==> flow/design.v <==
module cordic(
    input signed [29:0] i_angle,
    input i_clk,
    input i_rst,
    input i_start,
    output signed [29:0] o_sin,
    output signed [29:0] o_cos,
    output o_done
);
localparam WD_EXT = 28;
localparam WD_INT = 62;
localparam START_VAL = 64'h26dd3b6a10d79a00;
localparam max_i = 8'd62;
reg signed [WD_INT+1:0] x;
reg signed [WD_INT+1:0] y; 
reg signed [WD_INT+1:0] z; 
reg signed [WD_INT+1:0] angle;
reg done;
assign o_done = done;
assign o_sin = y[(WD_INT+1):(WD_INT-WD_EXT)];
assign o_cos = x[(WD_INT+1):(WD_INT-WD_EXT)];
reg [7:0] i;
reg [7:0] state;
localparam 
    s_rst = 8'b0,
    s_work = 8'b1;
wire [WD_INT+1:0] atan [WD_INT:0];
assign atan[0] = 	63'h3243f6a8885a3000;
assign atan[1] = 	63'h1dac670561bb4f00;
assign atan[2] = 	63'hfadbafc96406e80;
assign atan[3] = 	63'h7f56ea6ab0bdb80;
assign atan[4] = 	63'h3feab76e59fbd40;
assign atan[5] = 	63'h1ffd55bba976250;
assign atan[6] = 	63'hfffaaadddb94d8;
assign atan[7] = 	63'h7fff5556eeea5c;
assign atan[8] = 	63'h3fffeaaab7776e;
assign atan[9] = 	63'h1ffffd5555bbbc;
assign atan[10] = 	63'hfffffaaaaadde;
assign atan[11] = 	63'h7fffff555556e;
assign atan[12] = 	63'h3fffffeaaaaaa;
assign atan[13] = 	63'h1ffffffd55554;
assign atan[14] = 	63'hfffffffaaaaa;
assign atan[15] = 	63'h7fffffff5554;
assign atan[16] = 	63'h3fffffffeaaa;
assign atan[17] = 	63'h1ffffffffd54;
assign atan[18] = 	63'hfffffffffaa;
assign atan[19] = 	63'h7fffffffff4;
assign atan[20] = 	63'h3fffffffffe;
assign atan[21] = 	63'h1fffffffffe;
assign atan[22] = 	63'hfffffffffe;
assign atan[23] = 	63'h7ffffffffe;
assign atan[24] = 	63'h3ffffffffe;
assign atan[25] = 	63'h1ffffffffe;
assign atan[26] = 	63'hffffffffe;
assign atan[27] = 	63'h800000000;
assign atan[28] = 	63'h400000000;
assign atan[29] = 	63'h200000000;
assign atan[30] = 	63'h100000000;
assign atan[31] = 	63'h80000000;
assign atan[32] = 	63'h40000000;
assign atan[33] = 	63'h20000000;
assign atan[34] = 	63'h10000000;
assign atan[35] = 	63'h8000000;
assign atan[36] = 	63'h4000000;
assign atan[37] = 	63'h2000000;
assign atan[38] = 	63'h1000000;
assign atan[39] = 	63'h800000;
assign atan[40] = 	63'h400000;
assign atan[41] = 	63'h200000;
assign atan[42] = 	63'h100000;
assign atan[43] = 	63'h80000;
assign atan[44] = 	63'h40000;
assign atan[45] = 	63'h20000;
assign atan[46] = 	63'h10000;
assign atan[47] = 	63'h8000;
assign atan[48] = 	63'h4000;
assign atan[49] = 	63'h2000;
assign atan[50] = 	63'h1000;
assign atan[51] = 	63'h800;
assign atan[52] = 	63'h400;
assign atan[53] = 	63'h200;
assign atan[54] = 	63'h100;
assign atan[55] = 	63'h80;
assign atan[56] = 	63'h40;
assign atan[57] = 	63'h20;
assign atan[58] = 	63'h10;
assign atan[59] = 	63'h8;
assign atan[60] = 	63'h4;
assign atan[61] = 	63'h2;
assign atan[62] = 	63'h1;
always @(posedge i_clk) begin
    if(i_rst) begin
        x <= 0;
        y <= 0;
        done <= 0;
        i <= 0;
        state <= s_rst;
    end
    else begin
        case (state)
            s_rst: begin
                if(i_start) begin
                    angle <= i_angle <<< (WD_INT-WD_EXT);
                    state <= s_work;
                    i <= 0;
                    x <= START_VAL;
                    y <= 0;
                    z <= 0;
                    done <= 0;
                end
            end
            s_work: begin
                if (z<=angle) begin
                    z <= z + atan[i];
                    x <= x - (y>>>i);
                    y <= y + (x>>>i);
                end
                else begin
                    z <= z - atan[i];
                    x <= x + (y>>>i);
                    y <= y - (x>>>i);
                end
                i <= i+1;
                if(i == max_i) begin
                    done <= 1'b1;
                    state <= s_rst;
                end
            end
        endcase
    end
end
endmodule
* Reports on cordic
What the tools print for cordic, step after step.
Line numbers count from 1 in the design file above.
Operators: Yosys type, input widths -> output width; for muxes data width and select width s.
Library cell names are shortened.
Not given: --
- Top module :: cordic
- Clock port :: i_clk
- Library :: sky130hd
- Library corner :: tt_025C_1v80

* Word level
Counts by Yosys on the flattened word-level netlist (proc, flatten, opt, wreduce; memories kept). Register bits leave out memories and registers merged into their read ports (data or address). Print and check cells are left out. Cells with the same type and inputs are merged into one.
- Flip-flop bits (word level) :: 239
- Input bits :: 33
- Output and inout bits :: 61
- Add/subtract/negate cells :: 7
- Magnitude comparators :: 1
- Eq/ne operators :: 66
- Shifts and indexed selects :: 2
- Mux-type cells :: 23
- Bitwise operators :: 1
- Reduce/logical cells :: 7
** Operator list (count)
- $pmux 64 s63 :: 1
- $mux 64 :: 11
- $pmux 64 s2 :: 3
- $add 64x64->64 :: 3
- $sub 64x64->64 :: 3
- $eq 6x6->1 const B :: 31
- $sshr 64x8->64 :: 2
- $eq 6x5->1 const B :: 16
- $le 64x64->1 :: 1
- $eq 6x4->1 const B :: 8
- $pmux 8 s2 :: 2
- $eq 6x3->1 const B :: 4
- $mux 8 :: 3
- $eq 6x2->1 const B :: 2
- $reduce_and 3->1 :: 3
- $add 8x1->8 const B :: 1
- $eq 8x1->1 const B :: 1
- $eq 8x6->1 const B :: 1
- $logic_not 8->1 :: 1
- $eq 6x1->1 const B :: 1
- $logic_not 6->1 :: 1
- $ne 2x2->1 const B :: 2
- $reduce_and 2->1 :: 1
- $reduce_bool 2->1 :: 1
- $pmux 1 s2 :: 1
- $mux 1 :: 2
- $not 1->1 :: 1

* Logic depth
Depth = most cells in a row (Yosys ltp): at word level without a register or memory, in the mapped netlist without a sequential cell, where the memories' decode and read muxes count.
- Depth in word-level cells :: 8
- ABC_AREA :: 0
- Gate-level depth with buffers :: 39

* After synthesis
The flow's flattened synthesis, as Yosys stat reports it; memories are mapped. The netlist is that of the ABC_AREA named above (0 if unset); the other value can give another one.
** Cell types (count)
- ha_1 :: 232
- edfxtp_1 :: 94
- dfxtp_1 :: 139
- nor2_1 :: 534
- a21oi_1 :: 356
- xnor2_1 :: 198
- nand2_1 :: 411
- o21ai_0 :: 296
- xor2_1 :: 151
- a21o_1 :: 134
- mux2i_1 :: 88
- mux2_2 :: 77
- nor3_1 :: 151
- a22oi_1 :: 100
- o22ai_1 :: 108
- nand3_1 :: 131
- clkbuf_1 :: 164
- buf_4 :: 74
Other cell types: 102; their cells: 1261.
- Cell count :: 4699
- Mapped area :: 0.0345694 mm^2
- Sequential part of the area :: 0.0056054 mm^2
- Mapped flip-flops :: 233

* Timing after synthesis
Path of least setup slack by OpenSTA after synthesis, without wires, with an ideal clock, recovery checks aside; 20% of the period is set as input and as output delay. Where synthesis merged equal registers, the netlist keeps one of their names.
- Path type :: register -> register
- From :: register i[0]
- To :: register z[56]
- Clock period :: 11.0 ns
- Library setup time :: 0.266 ns
- Arrival time :: 7.474 ns
- Required time :: 10.734 ns
- Path slack :: 3.260 ns
- Delay of the path :: 7.740 ns
- Stages on the path :: 37
- Buffers on the path :: 7
- Synthesis period reached :: 7.74 ns
"delay of the path" = arrival - input delay + setup time.
"stages on the path" counts driving pins, that of a launching flip-flop among them; a cell with two outputs on the path counts twice.
"synthesis period reached" = period - worst setup slack (recovery checks aside). The figure is calculated, with input and output delays left at 20% of the set period.
The rows between start and end are the longest chain of elaborated cells between them; the timing report does not say that the signal goes this way. Where chains are equally long, one stands for them.
Each line given opens the expression or statement behind the cell; cells for indexed reads and writes are added by Yosys, which also makes memories of some case tables.
At most two assigning lines are given for a register; there are more.
- Path through :: dfxtp_1 buf_6 buf_8 buf_8 buf_8 buf_6 buf_6 buf_8 inv_1 ha_1 or2_2 nand3_1 nand2_1 a2111oi_0 and4b_1 and3_1 nand3_1 nor3_1 and2_1 nand2_1 o21ai_0 xnor2_1 ha_1 a21o_1 a21o_1 a31oi_1 o211ai_1 a21o_1 a221oi_1 a41oi_1 a21oi_1 o21ai_0 a211o_1 a31o_2 a221oi_1 xor2_1 nor2_1
- Cells in the longest elaborated chain :: 8
- Elaborated cells between the ends (all ways) :: 74
** RTL lines, path post-synthesis
- start: declaration :: line 22 : reg [7:0] i;
- start: assignment :: line 96 : i <= 0;
- start: assignment :: line 123 : i <= i+1;
- $eq 6x6->1 :: line 119 : z <= z - atan[i];
- $pmux 64 s63 :: line 119
- $mux 64 :: line 113 : if (z<=angle) begin
- $mux 64 :: line 100 : case (state)
- $mux 64 :: line 92 : if(i_rst) begin
- $sub 64x64->64 :: line 119
- $mux 64 :: line 113
- $pmux 64 s2 :: line 100
- end: assignment :: line 114 : z <= z + atan[i];
- end: assignment :: line 119
- end: declaration :: line 16 : reg signed [WD_INT+1:0] z;

* Path in the finished layout
From the final timing report of run 1: the path of least setup slack in the routed layout; clock arrival at registers is part of the times.
- Path type :: register -> register
- From :: register i[0]
- To :: register z[56]
- Clock period :: 10.4 ns
- Library setup time :: 0.27 ns
- Arrival time :: 10.16 ns
- Required time :: 10.72 ns
- Path slack :: 0.56 ns
- Stages on the path :: 32
- Buffers on the path :: 2
The rows between start and end are the longest chain of elaborated cells between them; the timing report does not say that the signal goes this way. Where chains are equally long, one stands for them.
At most two assigning lines are given for a register; there are more.
- Path through :: dfxtp_4 inv_1 ha_1 nor4_1 o22a_1 a21oi_1 or3b_1 a311oi_1 o2111a_1 inv_1 nand3_1 or4_1 nor4_1 a41oi_1 xnor2_1 ha_1 a21o_1 a21oi_1 o21bai_1 a21oi_1 nor2_1 a221oi_1 a41oi_1 a21oi_1 buf_4 o21ai_0 buf_4 a211o_1 a31o_2 a221oi_1 xor2_1 nor2_1
- Cells in the longest elaborated chain :: 8
- Elaborated cells between the ends (all ways) :: 74
** RTL lines, path post-layout
- start: declaration :: line 22 : reg [7:0] i;
- start: assignment :: line 96 : i <= 0;
- start: assignment :: line 123 : i <= i+1;
- $eq 6x6->1 :: line 119 : z <= z - atan[i];
- $pmux 64 s63 :: line 119
- $mux 64 :: line 113 : if (z<=angle) begin
- $mux 64 :: line 100 : case (state)
- $mux 64 :: line 92 : if(i_rst) begin
- $sub 64x64->64 :: line 119
- $mux 64 :: line 113
- $pmux 64 s2 :: line 100
- end: assignment :: line 114 : z <= z + atan[i];
- end: assignment :: line 119
- end: declaration :: line 16 : reg signed [WD_INT+1:0] z;

## Implementation results

Below are 2 stored runs of the flow (Yosys, OpenROAD; platform sky130hd) on cordic, each with its settings and what was measured, unordered. Constraints: input delay and output delay 20% of the set period each, output load 0.01 pF.
"achieved period" is the run's clock period less its worst setup slack. It is reckoned from that one timing run; input and output delays stay at 20% of the period that was set.
"time of the worst setup path" is the time allowed to the run's worst setup path (the clock period less input and output delay, where it has them) less its slack. Clock arrival times count: a late capture clock shortens it, a late launch clock lengthens it.
"power consumption" rests on the timing tool's default activity at the inputs, not on a simulated workload.

* Run 1
** Files
==> flow/run.sh <==
#!/bin/bash
# the make line also repeats the synthesis and layout settings of config.mk as NAME=value (left out here)
make -C /OpenROAD-flow-scripts/flow DESIGN_CONFIG=/design/flow/config.mk WORK_HOME=/design/flow/orfs CLKGATE_MAP_FILE= finish
==> flow/config.mk <==
export PLATFORM = sky130hd
export DESIGN_NAME = cordic
export DESIGN_NICKNAME = cordic
export VERILOG_FILES = /design/flow/design.v
export SDC_FILE = /design/flow/constraint.sdc
export NUM_CORES = 4
export LEC_CHECK = 0
export CAP_MARGIN = 20
export CORE_MARGIN = 2
export CORE_UTILIZATION = 40
export SLEW_MARGIN = 20
==> flow/constraint.sdc <==
create_clock -name core_clock -period 10.4 [get_ports {i_clk}]
set_input_delay 2.0800 -clock core_clock [delete_from_list [all_inputs] [get_ports {i_clk}]]
set_output_delay 2.0800 -clock core_clock [all_outputs]
set_load 0.01 [all_outputs]
** Results
- Worst hold slack after layout :: 0.529 ns
- Summed negative setup slack :: 0.000 ns
- Achieved period :: 9.836 ns
- Utilization :: 44.5%
- Power consumption :: 7.587 mW
- Area of the die :: 0.0887921 mm^2
- Time of the worst setup path :: 9.84 ns
- Critical path type :: register -> register
- Standard-cell area after layout :: 0.0379814 mm^2
- Chip area after synthesis (Yosys) :: 0.0345694 mm^2
- Smallest setup slack :: 0.564 ns

* Run 2
** Files
==> flow/run.sh <==
#!/bin/bash
# the make line also repeats the synthesis and layout settings of config.mk as NAME=value (left out here)
make -C /OpenROAD-flow-scripts/flow DESIGN_CONFIG=/design/flow/config.mk WORK_HOME=/design/flow/orfs CLKGATE_MAP_FILE= finish
==> flow/config.mk <==
export PLATFORM = sky130hd
export DESIGN_NAME = cordic
export DESIGN_NICKNAME = cordic
export VERILOG_FILES = /design/flow/design.v
export SDC_FILE = /design/flow/constraint.sdc
export NUM_CORES = 4
export LEC_CHECK = 0
export CAP_MARGIN = 20
export CORE_MARGIN = 2
export CORE_UTILIZATION = 40
export SLEW_MARGIN = 20
==> flow/constraint.sdc <==
create_clock -name core_clock -period 11.5 [get_ports {i_clk}]
set_input_delay 2.3000 -clock core_clock [delete_from_list [all_inputs] [get_ports {i_clk}]]
set_output_delay 2.3000 -clock core_clock [all_outputs]
set_load 0.01 [all_outputs]
** Results
- Power consumption :: 6.716 mW
- Chip area after synthesis (Yosys) :: 0.0345694 mm^2
- Summed negative setup slack :: 0.000 ns
- Smallest setup slack :: 1.596 ns
- Area of the die :: 0.0887921 mm^2
- Standard-cell area after layout :: 0.0372532 mm^2
- Worst hold slack after layout :: 0.508 ns
- Time of the worst setup path :: 9.90 ns
- Critical path type :: register -> register
- Utilization :: 43.6%
- Achieved period :: 9.904 ns
